==> flow/design.v <==
`timescale 1ns/1ps
module ram_single_port(
    input clk,
    input write_en,
    input reset,
    input [6:0] addr,
    input [7:0] data_in,
    output reg [7:0] data_out    
);
integer i;
reg [7:0] memory [63:0];
reg [7:0] temp;
reg [7:0] op_buff;
always@(posedge clk) 
begin
    if (reset == 1'b1)
    begin
        for (i=0;i<64;i=i+1) 
            memory[i] <= 8'h00;
        temp<=8'h00;
    end
    else
    begin
        if (write_en == 1)
        begin
            temp <= data_in;
            memory[addr[5:0]] <= data_in;
        end
        else
        begin
            temp <= memory[addr[5:0]];
            data_out <= memory[addr[5:0]];
        end
    end  
end
endmodule
Tool chain data of ram_single_port

Tool output for the design above, in the order of the flow.
Line numbers count from 1 in the design file above.
A cell with - has no value.

Top: ram_single_port
Clock port: clk
Library: sky130hd
Library corner: tt_025C_1v80

Word-level counts

Yosys after proc, flatten, opt, wreduce and memory -nomap, before mapping. Enables and synchronous resets that opt folds into registers are not counted as muxes. Memory bits, and registers merged into a memory's read port (data or address), are not among the register bits. Print and check cells are not counted. Equal cells are merged and count once.
Memory sizes are those after Yosys's memory passes, which may raise the word count (mostly to a power of two), join words into wider ones and drop unused or constant bits.

Mux-type cells: 7
Bitwise operators: 2
Reduce/logical cells: 1

Operator list:

| kind                | count |
| 8-bit two-way mux   | 2 |
| 6-bit two-way mux   | 2 |
| 1-bit two-way mux   | 3 |
| 1-bit NOT           | 2 |
| 2-bit AND reduction | 1 |

Register bits: 0
Bits in writable memories: 512
Memories kept: 1
Input bits: 18
Output and inout port bits: 8
Word-level cells: 11

Memory list:

| name   | words | bits a word | RTL line | text |
| memory | 64    | 8           | 11       | `reg [7:0] memory [63:0];` |

Logic depth

Depth = most cells in a row (Yosys ltp): at word level without a register or memory, in the mapped netlist without a sequential cell, where the memories' decode and read muxes count.

Depth in word-level cells: 2
ABC_AREA: 0
Mapped depth: 9
Mapped depth without buffers: 5

Netlist

Yosys stat after the flow's synthesis: flattened, memories mapped to cells. It holds for the ABC_AREA given above (unset counts as 0); a run with the other value may have another netlist.
The area totals of this step are shown rounded.

Cells by type:

| cell                      | count | area in all (um^2) |
| sky130_fd_sc_hd__edfxtp_1 | 520   | 1.56E+04 |
| sky130_fd_sc_hd__and2_1   | 516   | 3.23E+03 |
| sky130_fd_sc_hd__a221oi_1 | 55    | 481.712 |
| sky130_fd_sc_hd__mux4_2   | 21    | 472.954 |
| sky130_fd_sc_hd__a22oi_1  | 62    | 465.446 |
| sky130_fd_sc_hd__mux2i_1  | 44    | 440.422 |
| sky130_fd_sc_hd__or2_2    | 68    | 425.408 |
| sky130_fd_sc_hd__clkbuf_1 | 84    | 315.302 |
| sky130_fd_sc_hd__mux2_2   | 26    | 292.781 |
| sky130_fd_sc_hd__nor2_1   | 74    | 277.766 |
| sky130_fd_sc_hd__buf_2    | 47    | 235.226 |
| sky130_fd_sc_hd__a221o_1  | 16    | 160.154 |
| sky130_fd_sc_hd__o221ai_1 | 18    | 157.651 |
| sky130_fd_sc_hd__a21oi_1  | 25    | 125.12 |
| sky130_fd_sc_hd__nand2_1  | 28    | 105.101 |
| sky130_fd_sc_hd__nand3b_1 | 14    | 105.101 |
| sky130_fd_sc_hd__a22o_1   | 11    | 96.342 |
| sky130_fd_sc_hd__o22ai_1  | 15    | 93.84 |

Other cell types: 42; their cells: 187.

Standard cells after synthesis: 1831
Chip area (Yosys): 24000 um^2
Area of sequential cells: 16000 um^2
Mapped flip-flops: 520
Buffers: 153

Path before layout

OpenSTA on the mapped netlist: ideal clock, no wires. The path of least setup slack (recovery checks aside). Input and output delay are each 20% of the period. Register names are those of the netlist, which keeps one name where synthesis merged equal registers.

Path type: input -> register
From: input port addr[4]
To: memory memory[12][0]
Clock period: 5000 ps
Launch time at the first pin: 1000 ps
Arrival: 2602 ps
Slack: 2089 ps
Path delay: 1911 ps
Driving pins on the path: 7
Synthesis period reached: 2911 ps

"path delay" is the arrival time less input delay plus setup time.
"driving pins on the path": output pins that drive a net of the path, with the launching flip-flop's if there is one; two outputs of one cell count as two.
"synthesis period reached" = period - worst setup slack (recovery checks aside). The figure is calculated, with input and output delays left at 20% of the set period.
Between the ends stands the longest chain of elaborated cells between them, by number of cells; it is not shown to be the way that was timed. Of several equally long chains one is given.
A line is the first line of the expression or statement that the cell stems from. Yosys adds cells for indexed reads and writes and turns some case tables into memories.

Cells stage by stage: sky130_fd_sc_hd__clkbuf_1 > sky130_fd_sc_hd__or3b_2 > sky130_fd_sc_hd__clkbuf_1 > sky130_fd_sc_hd__buf_2 > sky130_fd_sc_hd__buf_1 > sky130_fd_sc_hd__nor2_1 > sky130_fd_sc_hd__or2_2
Cells in the longest elaborated chain: 2

RTL lines, path post-synthesis:

| what               | RTL line | text |
| start: declaration | 6        | `input [6:0] addr,` |
| 6-bit two-way mux  | 24       | `if (write_en == 1)` |
| 6-bit two-way mux  | 16       | `if (reset == 1'b1)` |
| end: declaration   | 11       | `reg [7:0] memory [63:0];` |

Path in the finished layout

Path of least setup slack in the final report of run 1 (OpenROAD, finished layout, wires in). Where an end is a register, its clock arrival counts in the times.
The path's times are printed in steps of 10 ps; the period is the one set.

Path type: input -> register
From: input port addr[5]
To: register data_out[1]
Clock period: 3600 ps
Launch time at the first pin: 720 ps
Arrival: 3160 ps
Slack: 770 ps
Driving pins on the path: 6

Cells stage by stage: sky130_fd_sc_hd__clkdlybuf4s50_1 > sky130_fd_sc_hd__buf_4 > sky130_fd_sc_hd__or3b_2 > sky130_fd_sc_hd__o221ai_1 > sky130_fd_sc_hd__a221o_1 > sky130_fd_sc_hd__or4_1

RTL lines, path post-layout:

| what               | RTL line | text |
| start: declaration | 6        | `input [6:0] addr,` |
| end: declaration   | 8        | `output reg [7:0] data_out` |

No chain of elaborated cells between the ends is given.

Add stored flow runs of ram_single_port

Settings and measured results of 4 stored flow runs for module ram_single_port (sky130hd), not sorted in any way. The constraints put input and output delay at 20% of the set period each and load the outputs with 0.01 pF.
Measured values are rounded.

## Run 1

==> flow/run.sh <==
#!/bin/bash
# the make line also repeats the synthesis and layout settings of config.mk as NAME=value (left out here)
make -C /OpenROAD-flow-scripts/flow DESIGN_CONFIG=/design/flow/config.mk WORK_HOME=/design/flow/orfs CLKGATE_MAP_FILE= finish
==> flow/config.mk <==
export PLATFORM = sky130hd
export DESIGN_NAME = ram_single_port
export DESIGN_NICKNAME = ram_single_port
export VERILOG_FILES = /design/flow/design.v
export SDC_FILE = /design/flow/constraint.sdc
export NUM_CORES = 4
export LEC_CHECK = 0
export CAP_MARGIN = 20
export CORE_MARGIN = 2
export CORE_UTILIZATION = 45
export SLEW_MARGIN = 20
==> flow/constraint.sdc <==
create_clock -name core_clock -period 3.6 [get_ports {clk}]
set_input_delay 0.7200 -clock core_clock [delete_from_list [all_inputs] [get_ports {clk}]]
set_output_delay 0.7200 -clock core_clock [all_outputs]
set_load 0.01 [all_outputs]

| result of run 1 | value |
|---|---|
| worst setup slack after layout | 770 ps |
| overall die area | 56000 um^2 |
| utilization after layout | 51 % |
| final worst hold slack | 730 ps |
| cell area after synthesis | 24000 um^2 |

## Run 2

==> flow/run.sh <==
#!/bin/bash
# the make line also repeats the synthesis and layout settings of config.mk as NAME=value (left out here)
make -C /OpenROAD-flow-scripts/flow DESIGN_CONFIG=/design/flow/config.mk WORK_HOME=/design/flow/orfs CLKGATE_MAP_FILE= finish
==> flow/config.mk <==
export PLATFORM = sky130hd
export DESIGN_NAME = ram_single_port
export DESIGN_NICKNAME = ram_single_port
export VERILOG_FILES = /design/flow/design.v
export SDC_FILE = /design/flow/constraint.sdc
export NUM_CORES = 4
export LEC_CHECK = 0
export ABC_AREA = 0
export CAP_MARGIN = 25
export CELL_PAD_IN_SITES_DETAIL_PLACEMENT = 1
export CELL_PAD_IN_SITES_GLOBAL_PLACEMENT = 2
export CORE_ASPECT_RATIO = 1.66
export CORE_MARGIN = 2
export CORE_UTILIZATION = 41
export CTS_CLUSTER_DIAMETER = 285
export CTS_CLUSTER_SIZE = 34
export GPL_ROUTABILITY_DRIVEN = 1
export GPL_TIMING_DRIVEN = 0
export HOLD_SLACK_MARGIN = 0.29
export MAX_ROUTING_LAYER = met5
export MIN_ROUTING_LAYER = met1
export PLACE_DENSITY_LB_ADDON = 0.21
export SLEW_MARGIN = 10
export TNS_END_PERCENT = 55
==> flow/constraint.sdc <==
create_clock -name core_clock -period 6.47 [get_ports {clk}]
set_input_delay 1.2940 -clock core_clock [delete_from_list [all_inputs] [get_ports {clk}]]
set_output_delay 1.2940 -clock core_clock [all_outputs]
set_load 0.01 [all_outputs]

| result of run 2 | value |
|---|---|
| worst setup slack after layout | 940 ps |
| overall die area | 61000 um^2 |
| utilization after layout | 44 % |
| final worst hold slack | 840 ps |
| cell area after synthesis | 24000 um^2 |

## Run 3

==> flow/run.sh <==
#!/bin/bash
# the make line also repeats the synthesis and layout settings of config.mk as NAME=value (left out here)
make -C /OpenROAD-flow-scripts/flow DESIGN_CONFIG=/design/flow/config.mk WORK_HOME=/design/flow/orfs CLKGATE_MAP_FILE= finish
==> flow/config.mk <==
export PLATFORM = sky130hd
export DESIGN_NAME = ram_single_port
export DESIGN_NICKNAME = ram_single_port
export VERILOG_FILES = /design/flow/design.v
export SDC_FILE = /design/flow/constraint.sdc
export NUM_CORES = 4
export LEC_CHECK = 0
export CAP_MARGIN = 35
export CORE_ASPECT_RATIO = 0.59
export CORE_MARGIN = 2
export CORE_UTILIZATION = 48
export GPL_TIMING_DRIVEN = 0
export PLACE_DENSITY_LB_ADDON = 0.08
export SETUP_SLACK_MARGIN = 0.2
export SLEW_MARGIN = 20
export TNS_END_PERCENT = 50
==> flow/constraint.sdc <==
create_clock -name core_clock -period 3.19 [get_ports {clk}]
set_input_delay 0.6380 -clock core_clock [delete_from_list [all_inputs] [get_ports {clk}]]
set_output_delay 0.6380 -clock core_clock [all_outputs]
set_load 0.01 [all_outputs]

| result of run 3 | value |
|---|---|
| worst setup slack after layout | -13 ps |
| overall die area | 53000 um^2 |
| utilization after layout | 56 % |
| final worst hold slack | 660 ps |
| cell area after synthesis | 24000 um^2 |

## Run 4

==> flow/run.sh <==
#!/bin/bash
# the make line also repeats the synthesis and layout settings of config.mk as NAME=value (left out here)
make -C /OpenROAD-flow-scripts/flow DESIGN_CONFIG=/design/flow/config.mk WORK_HOME=/design/flow/orfs CLKGATE_MAP_FILE= finish
==> flow/config.mk <==
export PLATFORM = sky130hd
export DESIGN_NAME = ram_single_port
export DESIGN_NICKNAME = ram_single_port
export VERILOG_FILES = /design/flow/design.v
export SDC_FILE = /design/flow/constraint.sdc
export NUM_CORES = 4
export LEC_CHECK = 0
export CAP_MARGIN = 20
export CORE_MARGIN = 2
export CORE_UTILIZATION = 45
export SLEW_MARGIN = 20
==> flow/constraint.sdc <==
create_clock -name core_clock -period 5.26 [get_ports {clk}]
set_input_delay 1.0520 -clock core_clock [delete_from_list [all_inputs] [get_ports {clk}]]
set_output_delay 1.0520 -clock core_clock [all_outputs]
set_load 0.01 [all_outputs]

| result of run 4 | value |
|---|---|
| worst setup slack after layout | 1800 ps |
| overall die area | 56000 um^2 |
| utilization after layout | 50 % |
| final worst hold slack | 830 ps |
| cell area after synthesis | 24000 um^2 |
